==> flow/design.v <==
`timescale 1ns / 1ps
`default_nettype none
module counterModN #(
    parameter X = 5,   
    parameter N = 20   
) (
    input wire clk,       
    input wire ce,        
    input wire en,        
    input wire reset,     
    output reg [X-1:0] count  
);
    always @(posedge clk) begin
        if (reset) begin
            count <= 0;
        end else if (ce && en) begin
            if (count == N - 1) begin
                count <= 0;
            end else begin
                count <= count + 1;
            end
        end
    end
endmodule
`timescale 1ns / 1ps
`default_nettype none
module clockDivider #(
    parameter N = 500_000   
)(
    input wire clk,        
    input wire en,         
    input wire rst,        
    output reg clk_out,    
    output wire tick       
);
    wire [31:0] count;     
    counterModN #(.X(32), .N(N)) counterMod (
        .clk(clk),
        .ce(1'b1),
        .reset(rst),
        .en(en),
        .count(count)
    );
    assign tick = (count == N - 1) && !clk_out;
    always @(posedge clk) begin
        if (rst) begin
            clk_out <= 1'b0;
        end else if (count == N - 1) begin
            clk_out <= ~clk_out;
        end
    end
endmodule
`timescale 1ns / 1ps
`default_nettype none
module debouncer(
    input wire clk,        
    input wire ce,         
    input wire rst,        
    input wire in,         
    output wire out         
);
    reg q1, q2, q3;
    always @(posedge clk) begin
        if (rst) begin
            q1 <= 1'b0;
            q2 <= 1'b0;
            q3 <= 1'b0;
        end else if (ce) begin
            q1 <= in;
            q2 <= q1;
            q3 <= q2;
        end 
    end
    assign out = (rst == 1'b1) ? 1'b0 : (q1 & q2 & q3);
endmodule
`timescale 1ns / 1ps
`default_nettype none
module synchronizer(
    input wire clk,       
    input wire ce,        
    input wire rst,       
    input wire in,        
    output wire out       
);
    reg q1, q2;
    always @(posedge clk) begin
        if (rst) begin
            q1 <= 1'b0;
            q2 <= 1'b0;
        end else if (ce) begin
            q1 <= in;
            q2 <= q1;
        end
    end
    assign out = (rst) ? 1'b0 : q2;
endmodule
`timescale 1ns / 1ps
`default_nettype none
module shift_left_register(
    input wire        clk,     
    input wire        ce,      
    input wire        rst,     
    input wire        load,    
    input wire        en,      
    input wire [7:0]  Num,     
    output reg [15:0] Out      
);
    integer i;
    always @(posedge clk) begin
        if (rst) begin
            Out <= 16'b0;
        end else if (ce) begin
            if (load) begin
                Out <= {8'b0, Num};
            end else if (en) begin
                for (i = 15; i > 0; i = i - 1) begin
                    Out[i] <= Out[i - 1];
                end
                Out[0] <= 1'b0;
            end
        end
    end
endmodule
`timescale 1ns / 1ps
`default_nettype none
module shift_right_register(
    input wire clk,          
    input wire ce,           
    input wire rst,          
    input wire load,         
    input wire en,           
    input wire [7:0] Num,    
    output reg [7:0] Out     
);
    integer i;
    always @(posedge clk) begin
        if (rst) begin
            Out <= 8'b0;
        end else if (ce) begin
            if (load) begin
                Out <= Num;   
            end else if (en) begin
                for (i = 7; i > 0; i = i - 1) begin
                    Out[i - 1] <= Out[i];
                end
                Out[7] <= 1'b0;   
            end
        end
    end
endmodule
`timescale 1ns / 1ps
`default_nettype none
module CU(
    input wire b0,        
    input wire z,         
    input wire load,      
    output wire Psel,     
    output wire EP,       
    output wire EA,       
    output wire EB,       
    output wire LA,       
    output wire LB,       
    output wire RstP      
);
    assign Psel = b0;
    assign EP = (b0 & ~load);
    assign EA = (~z | load);
    assign EB = (~z | load);
    assign LA = load;
    assign LB = load;
    assign RstP = load;
endmodule
`timescale 1ns / 1ps
`default_nettype none
module BCD #(
    parameter W = 18   
)(
    input wire [W-1:0] bin,            
    output reg [W+(W-4)/3:0] bcd       
);
    integer i, j;
    always @(bin) begin
        for (i = 0; i <= W + (W-4)/3; i = i + 1) begin
            bcd[i] = 1'b0;
        end
        bcd[W-1:0] = bin;
        for (i = 0; i <= W - 4; i = i + 1) begin
            for (j = 0; j <= i / 3; j = j + 1) begin
                if (bcd[W - i + 4*j -: 4] > 4) begin                   
                    bcd[W - i + 4*j -: 4] = bcd[W - i + 4*j -: 4] + 4'd3;
                end
            end
        end
    end
endmodule
`timescale 1ns / 1ps
`default_nettype none
module seven_seg_decoder(
    input wire en,           
    input wire [3:0] num,    
    output reg [6:0] seg     
);
    always @ (num or en) begin
        if (en) begin
            case(num)
                4'd0: seg = 7'b1000000;   
                4'd1: seg = 7'b1111001;   
                4'd2: seg = 7'b0100100;   
                4'd3: seg = 7'b0110000;   
                4'd4: seg = 7'b0011001;   
                4'd5: seg = 7'b0010010;   
                4'd6: seg = 7'b0000010;   
                4'd7: seg = 7'b1111000;   
                4'd8: seg = 7'b0000000;   
                4'd9: seg = 7'b0010000;   
                default: seg = 7'b1111111;  
            endcase
        end else begin
            seg = 7'b1111111;   
        end
    end
endmodule
`timescale 1ns / 1ps
`default_nettype none
module seven_segment_scroller #(
    parameter DIV = 250000            
)(
    input wire clk,                   
    input wire reset,                 
    input wire button_left,           
    input wire button_right,          
    input wire [19:0] product,        
    input wire sign,                  
    output reg [6:0] seg,             
    output reg [3:0] an               
);
    wire slow_tick;                            
    wire slow_level;
    wire [1:0] switch_position;                
    wire debounced_button_left, debounced_button_right;
    wire final_button_left, final_button_right;
    wire [6:0] segment_internal[4:0];          
    reg [2:0] digit_selection;        
    clockDivider #(DIV) clk_divider (
        .clk(clk),
        .en(1'b1),
        .rst(reset),
        .clk_out(slow_level),
        .tick(slow_tick)
    );
    counterModN #(.X(2), .N(4)) position_counter (
        .clk(clk),
        .ce(slow_tick),
        .reset(reset),
        .en(1'b1),
        .count(switch_position)
    );
    debouncer btn_debouncer_left (
        .clk(clk),
        .ce(slow_tick),
        .rst(reset),
        .in(button_left),
        .out(debounced_button_left)
    );
    synchronizer btn_synchronizer_left (
        .clk(clk),
        .ce(slow_tick),
        .rst(reset),
        .in(debounced_button_left),
        .out(final_button_left)
    );
    debouncer btn_debouncer_right (
        .clk(clk),
        .ce(slow_tick),
        .rst(reset),
        .in(button_right),
        .out(debounced_button_right)
    );
    synchronizer btn_synchronizer_right (
        .clk(clk),
        .ce(slow_tick),
        .rst(reset),
        .in(debounced_button_right),
        .out(final_button_right)
    );
    reg button_right_old, button_left_old;
    reg button_right_raise, button_left_raise;  
    always @(posedge clk) begin
        if (reset) begin
            digit_selection <= 3'b000;
            button_right_old <= 0;
            button_left_old <= 0;
            button_right_raise <= 0;
            button_left_raise <= 0;
        end else if (slow_tick) begin
            button_right_raise <= (button_right_old != final_button_right && final_button_right == 1'b1);
            button_left_raise <= (button_left_old != final_button_left && final_button_left == 1'b1);
            button_right_old <= final_button_right;
            button_left_old <= final_button_left;
            if (button_right_raise) begin
                if (digit_selection > 0) begin
                    digit_selection <= digit_selection - 1;
                end
                button_right_raise <= 0;
            end
            if (button_left_raise) begin
                if (digit_selection < 2) begin
                    digit_selection <= digit_selection + 1;
                end
                button_left_raise <= 0;
            end
        end
    end
    seven_seg_decoder decoder_digit_0 (.en(1'b1), .num(product[3:0]), .seg(segment_internal[0]));
    seven_seg_decoder decoder_digit_1 (.en(1'b1), .num(product[7:4]), .seg(segment_internal[1]));
    seven_seg_decoder decoder_digit_2 (.en(1'b1), .num(product[11:8]), .seg(segment_internal[2]));
    seven_seg_decoder decoder_digit_3 (.en(1'b1), .num(product[15:12]), .seg(segment_internal[3]));
    seven_seg_decoder decoder_digit_4 (.en(1'b1), .num(product[19:16]), .seg(segment_internal[4]));
    always @(*) begin
        case (switch_position)
            2'b00: begin
                an = 4'b1110;
                seg = segment_internal[digit_selection];
            end
            2'b01: begin
                an = 4'b1101;
                seg = segment_internal[digit_selection + 1];
            end
            2'b10: begin
                an = 4'b1011;
                seg = segment_internal[digit_selection + 2];
            end
            2'b11: begin
                an = 4'b0111;
                if (sign == 1)
                    seg = 7'b0111111; 
                else
                    seg = 7'b1111111;
            end
            default: begin
                an = 4'b1111;
                seg = 7'b0000000;
            end
        endcase
    end
endmodule
`timescale 1ns / 1ps
`default_nettype none
module main #(
    parameter MAIN_DIV = 8,      
    parameter SCAN_DIV = 4       
)(
    input wire clk,
    input wire rst,    
    input wire btnC,   
    input wire btnL,   
    input wire btnR,   
    input wire [7:0] num1,   
    input wire [7:0] num2,   
    output wire [6:0] seg,            
    output wire [3:0] an,              
    output wire multiplicationFinished    
);
    wire dividedClock;   
    wire dividedTick;    
    clockDivider #(MAIN_DIV) clockDiv(
        .clk(clk),
        .rst(rst),
        .en(1'b1),
        .clk_out(dividedClock),
        .tick(dividedTick)
    );
    wire [7:0] num1Complement, num2Complement;
    wire [7:0] multiplier, multiplicand;
    wire [7:0] multiplicandShifted;
    wire [15:0] multiplierShifted;
    reg  [15:0] productReg;
    reg signReg;
    wire tempSign;
    wire [19:0] bcdOutput;
    wire [15:0] tempOutput;
    assign num1Complement = ~num1 + 1'b1;
    assign num2Complement = ~num2 + 1'b1;
    assign multiplier = (num1[7] == 1) ? num1Complement : num1;
    assign multiplicand = (num2[7] == 1) ? num2Complement : num2;
    wire enableDebounce, enableSync;
    debouncer debounceInst(
        .clk(clk),
        .ce(dividedTick),
        .rst(rst),
        .in(btnC),
        .out(enableDebounce)
    );
    synchronizer syncInst(
        .clk(clk),
        .ce(dividedTick),
        .rst(rst),
        .in(enableDebounce),
        .out(enableSync)
    );
    wire Psel, EP, EA, EB, LA, LB, RstP;
    shift_right_register shiftRightReg(
        .clk(clk),
        .ce(dividedTick),
        .rst(rst),
        .load(LB),
        .en(EB),
        .Num(multiplicand),
        .Out(multiplicandShifted)
    );
    shift_left_register shiftLeftReg(
        .clk(clk),
        .ce(dividedTick),
        .rst(rst),
        .load(LA),
        .en(EA),
        .Num(multiplier),
        .Out(multiplierShifted)
    );
    CU controlUnit(
        .b0(multiplicandShifted[0]),
        .z(multiplicationFinished),  
        .load(enableSync),
        .Psel(Psel),
        .EP(EP),
        .EA(EA),
        .EB(EB),
        .LA(LA),
        .LB(LB),
        .RstP(RstP)
    );
    assign multiplicationFinished = ~(multiplicandShifted[0] | multiplicandShifted[1] | multiplicandShifted[2] | multiplicandShifted[3] | multiplicandShifted[4] | multiplicandShifted[5] | multiplicandShifted[6] | multiplicandShifted[7]);
    always @(posedge clk) begin
        if (rst) begin
            productReg <= 16'b0;
            signReg <= 1'b0;
        end else if (!dividedTick) begin
            productReg <= productReg;
        end else if (RstP == 1) begin
            productReg <= 16'b0;
            signReg <= (num1[7] ^ num2[7]) && num1 != 0 && num2 != 0;
        end else if (EP == 1) begin
            productReg <= (Psel == 1) ? productReg + multiplierShifted : productReg;
        end else begin
            productReg <= productReg;
        end
    end
    assign tempOutput = productReg;
    assign tempSign = signReg;
    BCD #(16) bcdConverter(
        .bin(tempOutput),
        .bcd(bcdOutput)
    );
    seven_segment_scroller #(SCAN_DIV) sevenSegScroller(
        .clk(clk),
        .reset(rst | RstP),
        .button_left(btnL),
        .button_right(btnR),
        .product(bcdOutput),
        .sign(tempSign),
        .seg(seg),
        .an(an)
    );
endmodule
==> From RTL to reports: main <==
The steps from the RTL of main to its reports follow in flow order.
Line numbers count from 1 in the design file above.
Operators: Yosys type, input widths -> output width; for muxes data width and select width s.
{ "design": {"top_module": "main", "clock": "clk", "library": "sky130hd", "lib_corner": "tt_025C_1v80"} }

==> Word level <==
Source: Yosys, flattened and elaborated, memories not mapped. Widths are those after wreduce. Registers that Yosys merges into a memory's read port (data or address) are not register bits. Print and check cells do not count. Equal cells are merged and count once.
Memory sizes are those after Yosys's memory passes, which may raise the word count (mostly to a power of two), join words into wider ones and drop unused or constant bits.
{ "bits": {"reg_bits": 131, "output_inout_bits": 12, "word_cells": 304, "rom_bits": 560, "n_memories": 5} }
{ "mem_list": {"columns": ["memory", "size", "word_bits", "read_ports", "wr", "line_no", "text"], "rows": [
  ["(no name shown)", 16, 7, 1, 0, 205, "case(num)"],
  ["(no name shown)", 16, 7, 1, 0, 205, null],
  ["(no name shown)", 16, 7, 1, 0, 205, null],
  ["(no name shown)", 16, 7, 1, 0, 205, null],
  ["(no name shown)", 16, 7, 1, 0, 205, null]
]} }
{ "classes": {"n_mux": 103, "compare": 37, "eq_ne": 19, "bitwise": 23, "n_reduce_logical": 22, "n_addsub": 44} }
{ "op_table": {"columns": ["op", "n"], "rows": [
  ["$mux 4", 34],
  ["$add 4x2->4 const B", 30],
  ["$gt 4x3->1 const B", 30],
  ["$pmux 7 s5", 3],
  ["$add 32x1->32 const B", 2],
  ["$mux 1", 52],
  ["$mux 16", 3],
  ["$eq 32x2->1 const B", 1],
  ["$eq 32x3->1 const B", 1],
  ["$pmux 7 s4", 1],
  ["$eq 3x2->1 const B", 6],
  ["$add 16x16->16", 1],
  ["$add 3x2->4 const B", 4],
  ["$add 8x1->8 const B", 2],
  ["$not 8->8", 2],
  ["$reduce_bool 8->1", 2],
  ["$pmux 4 s4", 1],
  ["$mux 8", 2],
  ["$gt 3x3->1 const B", 5],
  ["$mux 3", 5],
  ["$or 1x1->1", 9],
  ["$eq 3x1->1 const B", 3],
  ["$eq 3x3->1 const B", 3],
  ["$logic_not 3->1", 3],
  ["$and 1x1->1", 7],
  ["$mux 7", 1],
  ["$logic_and 1x1->1", 6],
  ["$reduce_bool 2->1", 3]
]} }
Other operator kinds: 17; their cells: 26.

==> Logic depth <==
Longest topological path by Yosys (ltp), each cell counted once; first at word level (registers and memories cut), then after technology mapping (sequential cells cut; the memories' decode and read muxes count).
{ "depth": {"word_depth": 26, "abc_area": 0, "ltp_mapped": 59, "ltp_nobuf": 53} }

==> Mapped cells and area <==
Yosys stat after the flow's synthesis: flattened, memories mapped to cells. It holds for the ABC_AREA given above (unset counts as 0); a run with the other value may have another netlist.
{ "types": {"columns": ["cell_type", "n", "type_area_um2"], "rows": [
  ["sky130_fd_sc_hd__dfxtp_1", 131, 2.62E+03],
  ["sky130_fd_sc_hd__ha_1", 98, 1.23E+03],
  ["sky130_fd_sc_hd__nor2_1", 226, 848.314],
  ["sky130_fd_sc_hd__a21oi_1", 145, 725.696],
  ["sky130_fd_sc_hd__nand2_1", 169, 634.358],
  ["sky130_fd_sc_hd__xor2_1", 58, 507.987],
  ["sky130_fd_sc_hd__xnor2_1", 48, 420.403],
  ["sky130_fd_sc_hd__o21ai_0", 79, 395.379],
  ["sky130_fd_sc_hd__nand3_1", 71, 355.341],
  ["sky130_fd_sc_hd__inv_1", 91, 341.578],
  ["sky130_fd_sc_hd__mux2i_1", 33, 330.317],
  ["sky130_fd_sc_hd__a211oi_1", 43, 322.81],
  ["sky130_fd_sc_hd__nor3_1", 59, 295.283],
  ["sky130_fd_sc_hd__clkbuf_1", 69, 258.998],
  ["sky130_fd_sc_hd__o31ai_1", 29, 217.709],
  ["sky130_fd_sc_hd__o211ai_1", 27, 202.694],
  ["sky130_fd_sc_hd__nand4_1", 31, 193.936],
  ["sky130_fd_sc_hd__nor4_1", 31, 193.936]
]} }
Not listed: further types 107, cells in them 608.
{ "synth_totals": {"cell_count": 2046, "flip_flops": 131, "buffers": 116, "yosys_area_mm2": 0.015147, "sequential_area_mm2": 0.0026225} }
The figures by module come from a second, unflattened synthesis with its own total; it is not the netlist above.
{ "hier_totals": {"hier_cells": 2035, "hier_area_mm2": 0.0153009} }
Each row is one instance without its submodules.
{ "by_module": {"columns": ["module", "instances", "cells", "area_mm2", "mod_seq_area_mm2"], "rows": [
  ["BCD #(W=16)", 1, 905, 0.0060833, 0],
  ["counterModN", 1, 192, 0.0016103, 0.0006406],
  ["main", 1, 216, 0.0016053, 0.0003403],
  ["counterModN", 1, 171, 0.0014814, 0.0006406],
  ["seven_segment_scroller #(DIV=4)", 1, 178, 0.0012837, 0.0001401],
  ["seven_seg_decoder", 5, 35, 0.0002302, 0],
  ["shift_left_register", 1, 63, 0.0006907, 0.0003203],
  ["shift_right_register", 1, 36, 0.0004179, 0.0001602],
  ["debouncer", 3, 10, 0.0001114, 0.0000601],
  ["synchronizer", 3, 7, 0.0000738, 0.00004],
  ["clockDivider #(N=8)", 1, 16, 0.0001376, 0.00002],
  ["clockDivider #(N=4)", 1, 16, 0.0001351, 0.00002],
  ["counterModN", 1, 9, 0.0000988, 0.00004],
  ["CU", 1, 7, 0.00005, 0]
]} }

==> Path before layout <==
OpenSTA on the mapped netlist: ideal clock, no wires. The path of least setup slack (recovery checks aside). Input and output delay are each 20% of the period. Register names are those of the netlist, which keeps one name where synthesis merged equal registers.
{ "synth_timing": {"kind": "register to output", "startpoint": "register (name not given)", "endpoint": "output port seg[0]", "n_path_buf": 8, "stages": 56, "arrival_ns": 11.611, "path_slack_ns": 4.389, "delay_ns": 11.611, "tclk_ns": 20.0, "out_delay_ns": 4.000, "t_first_pin_ns": 0.000, "synth_period_reached_ns": 15.611} }
"delay_ns" is the arrival time less input delay plus setup time.
At an output port there is no setup time.
"stages" counts driving pins, that of a launching flip-flop among them; a cell with two outputs on the path counts twice.
"synth_period_reached_ns" = period - worst setup slack (recovery checks aside). The figure is calculated, with input and output delays left at 20% of the set period.
The rows between start and end are the longest chain of elaborated cells between them; the timing report does not say that the signal goes this way. Where chains are equally long, one stands for them.
Each line given opens the expression or statement behind the cell; cells for indexed reads and writes are added by Yosys, which also makes memories of some case tables.
The chain passes a memory read, where the word-level depth is cut; so it can be longer than that depth.
{ "synth_via": {"path_cell_list": "sky130_fd_sc_hd__dfxtp_1 > sky130_fd_sc_hd__buf_6 > sky130_fd_sc_hd__inv_1 > sky130_fd_sc_hd__ha_1 > sky130_fd_sc_hd__inv_1 > sky130_fd_sc_hd__ha_1 > sky130_fd_sc_hd__buf_4 > sky130_fd_sc_hd__nand2_1 > sky130_fd_sc_hd__a2111oi_0 > sky130_fd_sc_hd__a211o_1 > sky130_fd_sc_hd__o31a_1 > sky130_fd_sc_hd__buf_6 > sky130_fd_sc_hd__buf_6 > sky130_fd_sc_hd__nor2_1 > sky130_fd_sc_hd__a211oi_1 > sky130_fd_sc_hd__a32oi_1 > sky130_fd_sc_hd__buf_2 > sky130_fd_sc_hd__or4_1 > (+20 left out) > sky130_fd_sc_hd__ha_1 > sky130_fd_sc_hd__and4b_1 > sky130_fd_sc_hd__or2_2 > sky130_fd_sc_hd__clkbuf_1 > sky130_fd_sc_hd__inv_1 > sky130_fd_sc_hd__buf_2 > sky130_fd_sc_hd__ha_1 > sky130_fd_sc_hd__nor2_1 > sky130_fd_sc_hd__mux2i_1 > sky130_fd_sc_hd__inv_1 > sky130_fd_sc_hd__ha_1 > sky130_fd_sc_hd__nand2_1 > sky130_fd_sc_hd__o22ai_1 > sky130_fd_sc_hd__or4_4 > sky130_fd_sc_hd__a221oi_2 > sky130_fd_sc_hd__a21oi_1 > sky130_fd_sc_hd__a311oi_1 > sky130_fd_sc_hd__a22oi_1", "elab_chain_cells": 29, "cone_cells": 114, "lines_between": 7, "cone_classes": "add/sub: 35; compare: 35; mux: 39; memory: 5"} }
{ "synth_lines": {"columns": ["item", "line_no", "text"], "rows": [
  ["start, declared", 377, null],
  ["start, assigned", 438, null],
  ["start, assigned", 443, null],
  ["$add 3x2->4", 190, "bcd[W - i + 4*j -: 4] = bcd[W - i + 4*j -: 4] + 4'd3;"],
  ["$mux 4", 189, "if (bcd[W - i + 4*j -: 4] > 4) begin"],
  ["$gt 4x3->1", 189, null],
  ["$mux 4", 189, null],
  ["$gt 4x3->1", 189, null],
  ["$mux 4", 189, null],
  ["$gt 4x3->1", 189, null],
  ["(+15 left out)", null, null],
  ["$add 4x2->4", 190, null],
  ["$mux 4", 189, null],
  ["$add 4x2->4", 190, null],
  ["$mux 4", 189, null],
  ["$mem_v2 16x7", 205, "case(num)"],
  ["$pmux 7 s5", 331, "seg = segment_internal[digit_selection + 2];"],
  ["$pmux 7 s4", 320, "case (switch_position)"],
  ["end, declared", 360, "output wire [6:0] seg,"]
]} }

==> Path in the finished layout <==
From the final timing report of run 1: the path of least setup slack in the routed layout; clock arrival at registers is part of the times.
{ "layout_timing": {"kind": "register to output", "startpoint": "register (name not given)", "endpoint": "output port seg[6]", "stages": 54, "path_slack_ns": -2.81, "n_path_buf": 7, "tclk_ns": 9.49, "out_delay_ns": 1.90, "t_first_pin_ns": 0.43, "arrival_ns": 10.40} }
The rows between start and end are the longest chain of elaborated cells between them; the timing report does not say that the signal goes this way. Where chains are equally long, one stands for them.
The chain passes a memory read, where the word-level depth is cut; so it can be longer than that depth.
{ "layout_via": {"path_cell_list": "sky130_fd_sc_hd__dfxtp_4 > sky130_fd_sc_hd__inv_4 > sky130_fd_sc_hd__ha_4 > sky130_fd_sc_hd__buf_4 > sky130_fd_sc_hd__ha_4 > sky130_fd_sc_hd__nand2b_2 > sky130_fd_sc_hd__nor4_4 > sky130_fd_sc_hd__a211oi_4 > sky130_fd_sc_hd__a21oi_4 > sky130_fd_sc_hd__buf_6 > sky130_fd_sc_hd__buf_4 > sky130_fd_sc_hd__nor4_2 > sky130_fd_sc_hd__a211o_1 > sky130_fd_sc_hd__or4_4 > sky130_fd_sc_hd__a2bb2oi_4 > sky130_fd_sc_hd__inv_2 > sky130_fd_sc_hd__ha_4 > sky130_fd_sc_hd__o31ai_4 > (+18 left out) > sky130_fd_sc_hd__o31a_4 > sky130_fd_sc_hd__xnor2_4 > sky130_fd_sc_hd__ha_4 > sky130_fd_sc_hd__a21oi_2 > sky130_fd_sc_hd__mux2i_1 > sky130_fd_sc_hd__and2_4 > sky130_fd_sc_hd__xnor2_4 > sky130_fd_sc_hd__inv_2 > sky130_fd_sc_hd__ha_4 > sky130_fd_sc_hd__a211o_1 > sky130_fd_sc_hd__a21boi_2 > sky130_fd_sc_hd__buf_6 > sky130_fd_sc_hd__buf_6 > sky130_fd_sc_hd__nor2_2 > sky130_fd_sc_hd__a2111o_1 > sky130_fd_sc_hd__a221oi_2 > sky130_fd_sc_hd__a41oi_2 > sky130_fd_sc_hd__buf_2", "elab_chain_cells": 29, "cone_cells": 114, "lines_between": 7, "cone_classes": "add/sub: 35; compare: 35; mux: 39; memory: 5"} }
{ "layout_lines": {"columns": ["item", "line_no", "text"], "rows": [
  ["start, declared", 377, null],
  ["start, assigned", 438, null],
  ["start, assigned", 443, null],
  ["$add 3x2->4", 190, "bcd[W - i + 4*j -: 4] = bcd[W - i + 4*j -: 4] + 4'd3;"],
  ["$mux 4", 189, "if (bcd[W - i + 4*j -: 4] > 4) begin"],
  ["$gt 4x3->1", 189, null],
  ["$mux 4", 189, null],
  ["$gt 4x3->1", 189, null],
  ["$mux 4", 189, null],
  ["$gt 4x3->1", 189, null],
  ["(+15 left out)", null, null],
  ["$add 4x2->4", 190, null],
  ["$mux 4", 189, null],
  ["$add 4x2->4", 190, null],
  ["$mux 4", 189, null],
  ["$mem_v2 16x7", 205, "case(num)"],
  ["$pmux 7 s5", 331, "seg = segment_internal[digit_selection + 2];"],
  ["$pmux 7 s4", 320, "case (switch_position)"],
  ["end, declared", 360, "output wire [6:0] seg,"]
]} }

--- measured runs ---
Below are 3 stored runs of the flow (Yosys, OpenROAD; platform sky130hd) on main, each with its settings and what was measured, unordered. Constraints: input delay and output delay 20% of the set period each, output load 0.01 pF.
"timing.achieved_period_ns": clock period set for the run, less the worst setup slack. It is reckoned from that one timing run; input and output delays stay at 20% of the period that was set.
"worst_path_ns" = time allowed to the worst setup path (clock period - input delay - output delay, where it has them) - its slack; a late launch clock adds to it, a late capture clock takes from it.
"totalPower_uw" is the tool's figure for a default switching activity; nothing was simulated.
[
  {
    "run": "run 1",
    "settings": { "ABC_AREA": 0, "CAP_MARGIN": 40, "CORE_UTILIZATION": 29, "CTS_CLUSTER_DIAMETER": 33, "GPL_ROUTABILITY_DRIVEN": 1, "PLACE_DENSITY_LB_ADDON": 0.17, "SLEW_MARGIN": 15, "period_ns": 9.49, "CORE_MARGIN": 2 },
    "results": { "worst_path_ns": 10.40, "worstPathKind": "register to output", "timing.achieved_period_ns": 12.302, "final_stdcell_area_mm2": 0.0226154, "die_area_mm2": 0.0540749, "post_synth_area_mm2": 0.015147, "fin_hold_ws_ns": 0.440, "totalPower_uw": 1336, "final_setup_ws_ns": -2.812, "final_setup_tns_ns": -18.717, "fin_util_pct": 43.9 }
  },
  {
    "run": "run 2",
    "settings": { "ABC_AREA": 1, "CAP_MARGIN": 20, "CORE_ASPECT_RATIO": 0.76, "CORE_MARGIN": 3, "CTS_CLUSTER_DIAMETER": 240, "MAX_ROUTING_LAYER": "met4", "PLACE_DENSITY_LB_ADDON": 0.03, "SLEW_MARGIN": 15, "period_ns": 20.0, "CORE_UTILIZATION": 40 },
    "results": { "worst_path_ns": 9.67, "worstPathKind": "register to output", "timing.achieved_period_ns": 13.670, "final_stdcell_area_mm2": 0.0140322, "die_area_mm2": 0.0338495, "post_synth_area_mm2": 0.0126634, "fin_hold_ws_ns": 0.457, "totalPower_uw": 627, "final_setup_ws_ns": 6.330, "final_setup_tns_ns": 0.000, "fin_util_pct": 45.2 }
  },
  {
    "run": "run 3",
    "settings": { "ABC_AREA": 1, "CORE_UTILIZATION": 40, "PLACE_DENSITY": 0.6, "period_ns": 20.0, "CAP_MARGIN": 20, "CORE_MARGIN": 2, "SLEW_MARGIN": 20 },
    "results": { "worst_path_ns": 9.67, "worstPathKind": "register to output", "timing.achieved_period_ns": 13.668, "final_stdcell_area_mm2": 0.014046, "die_area_mm2": 0.0330985, "post_synth_area_mm2": 0.0126634, "fin_hold_ws_ns": 0.448, "totalPower_uw": 645.6, "final_setup_ws_ns": 6.332, "final_setup_tns_ns": 0.000, "fin_util_pct": 44.7 }
  }
]
--- end ---
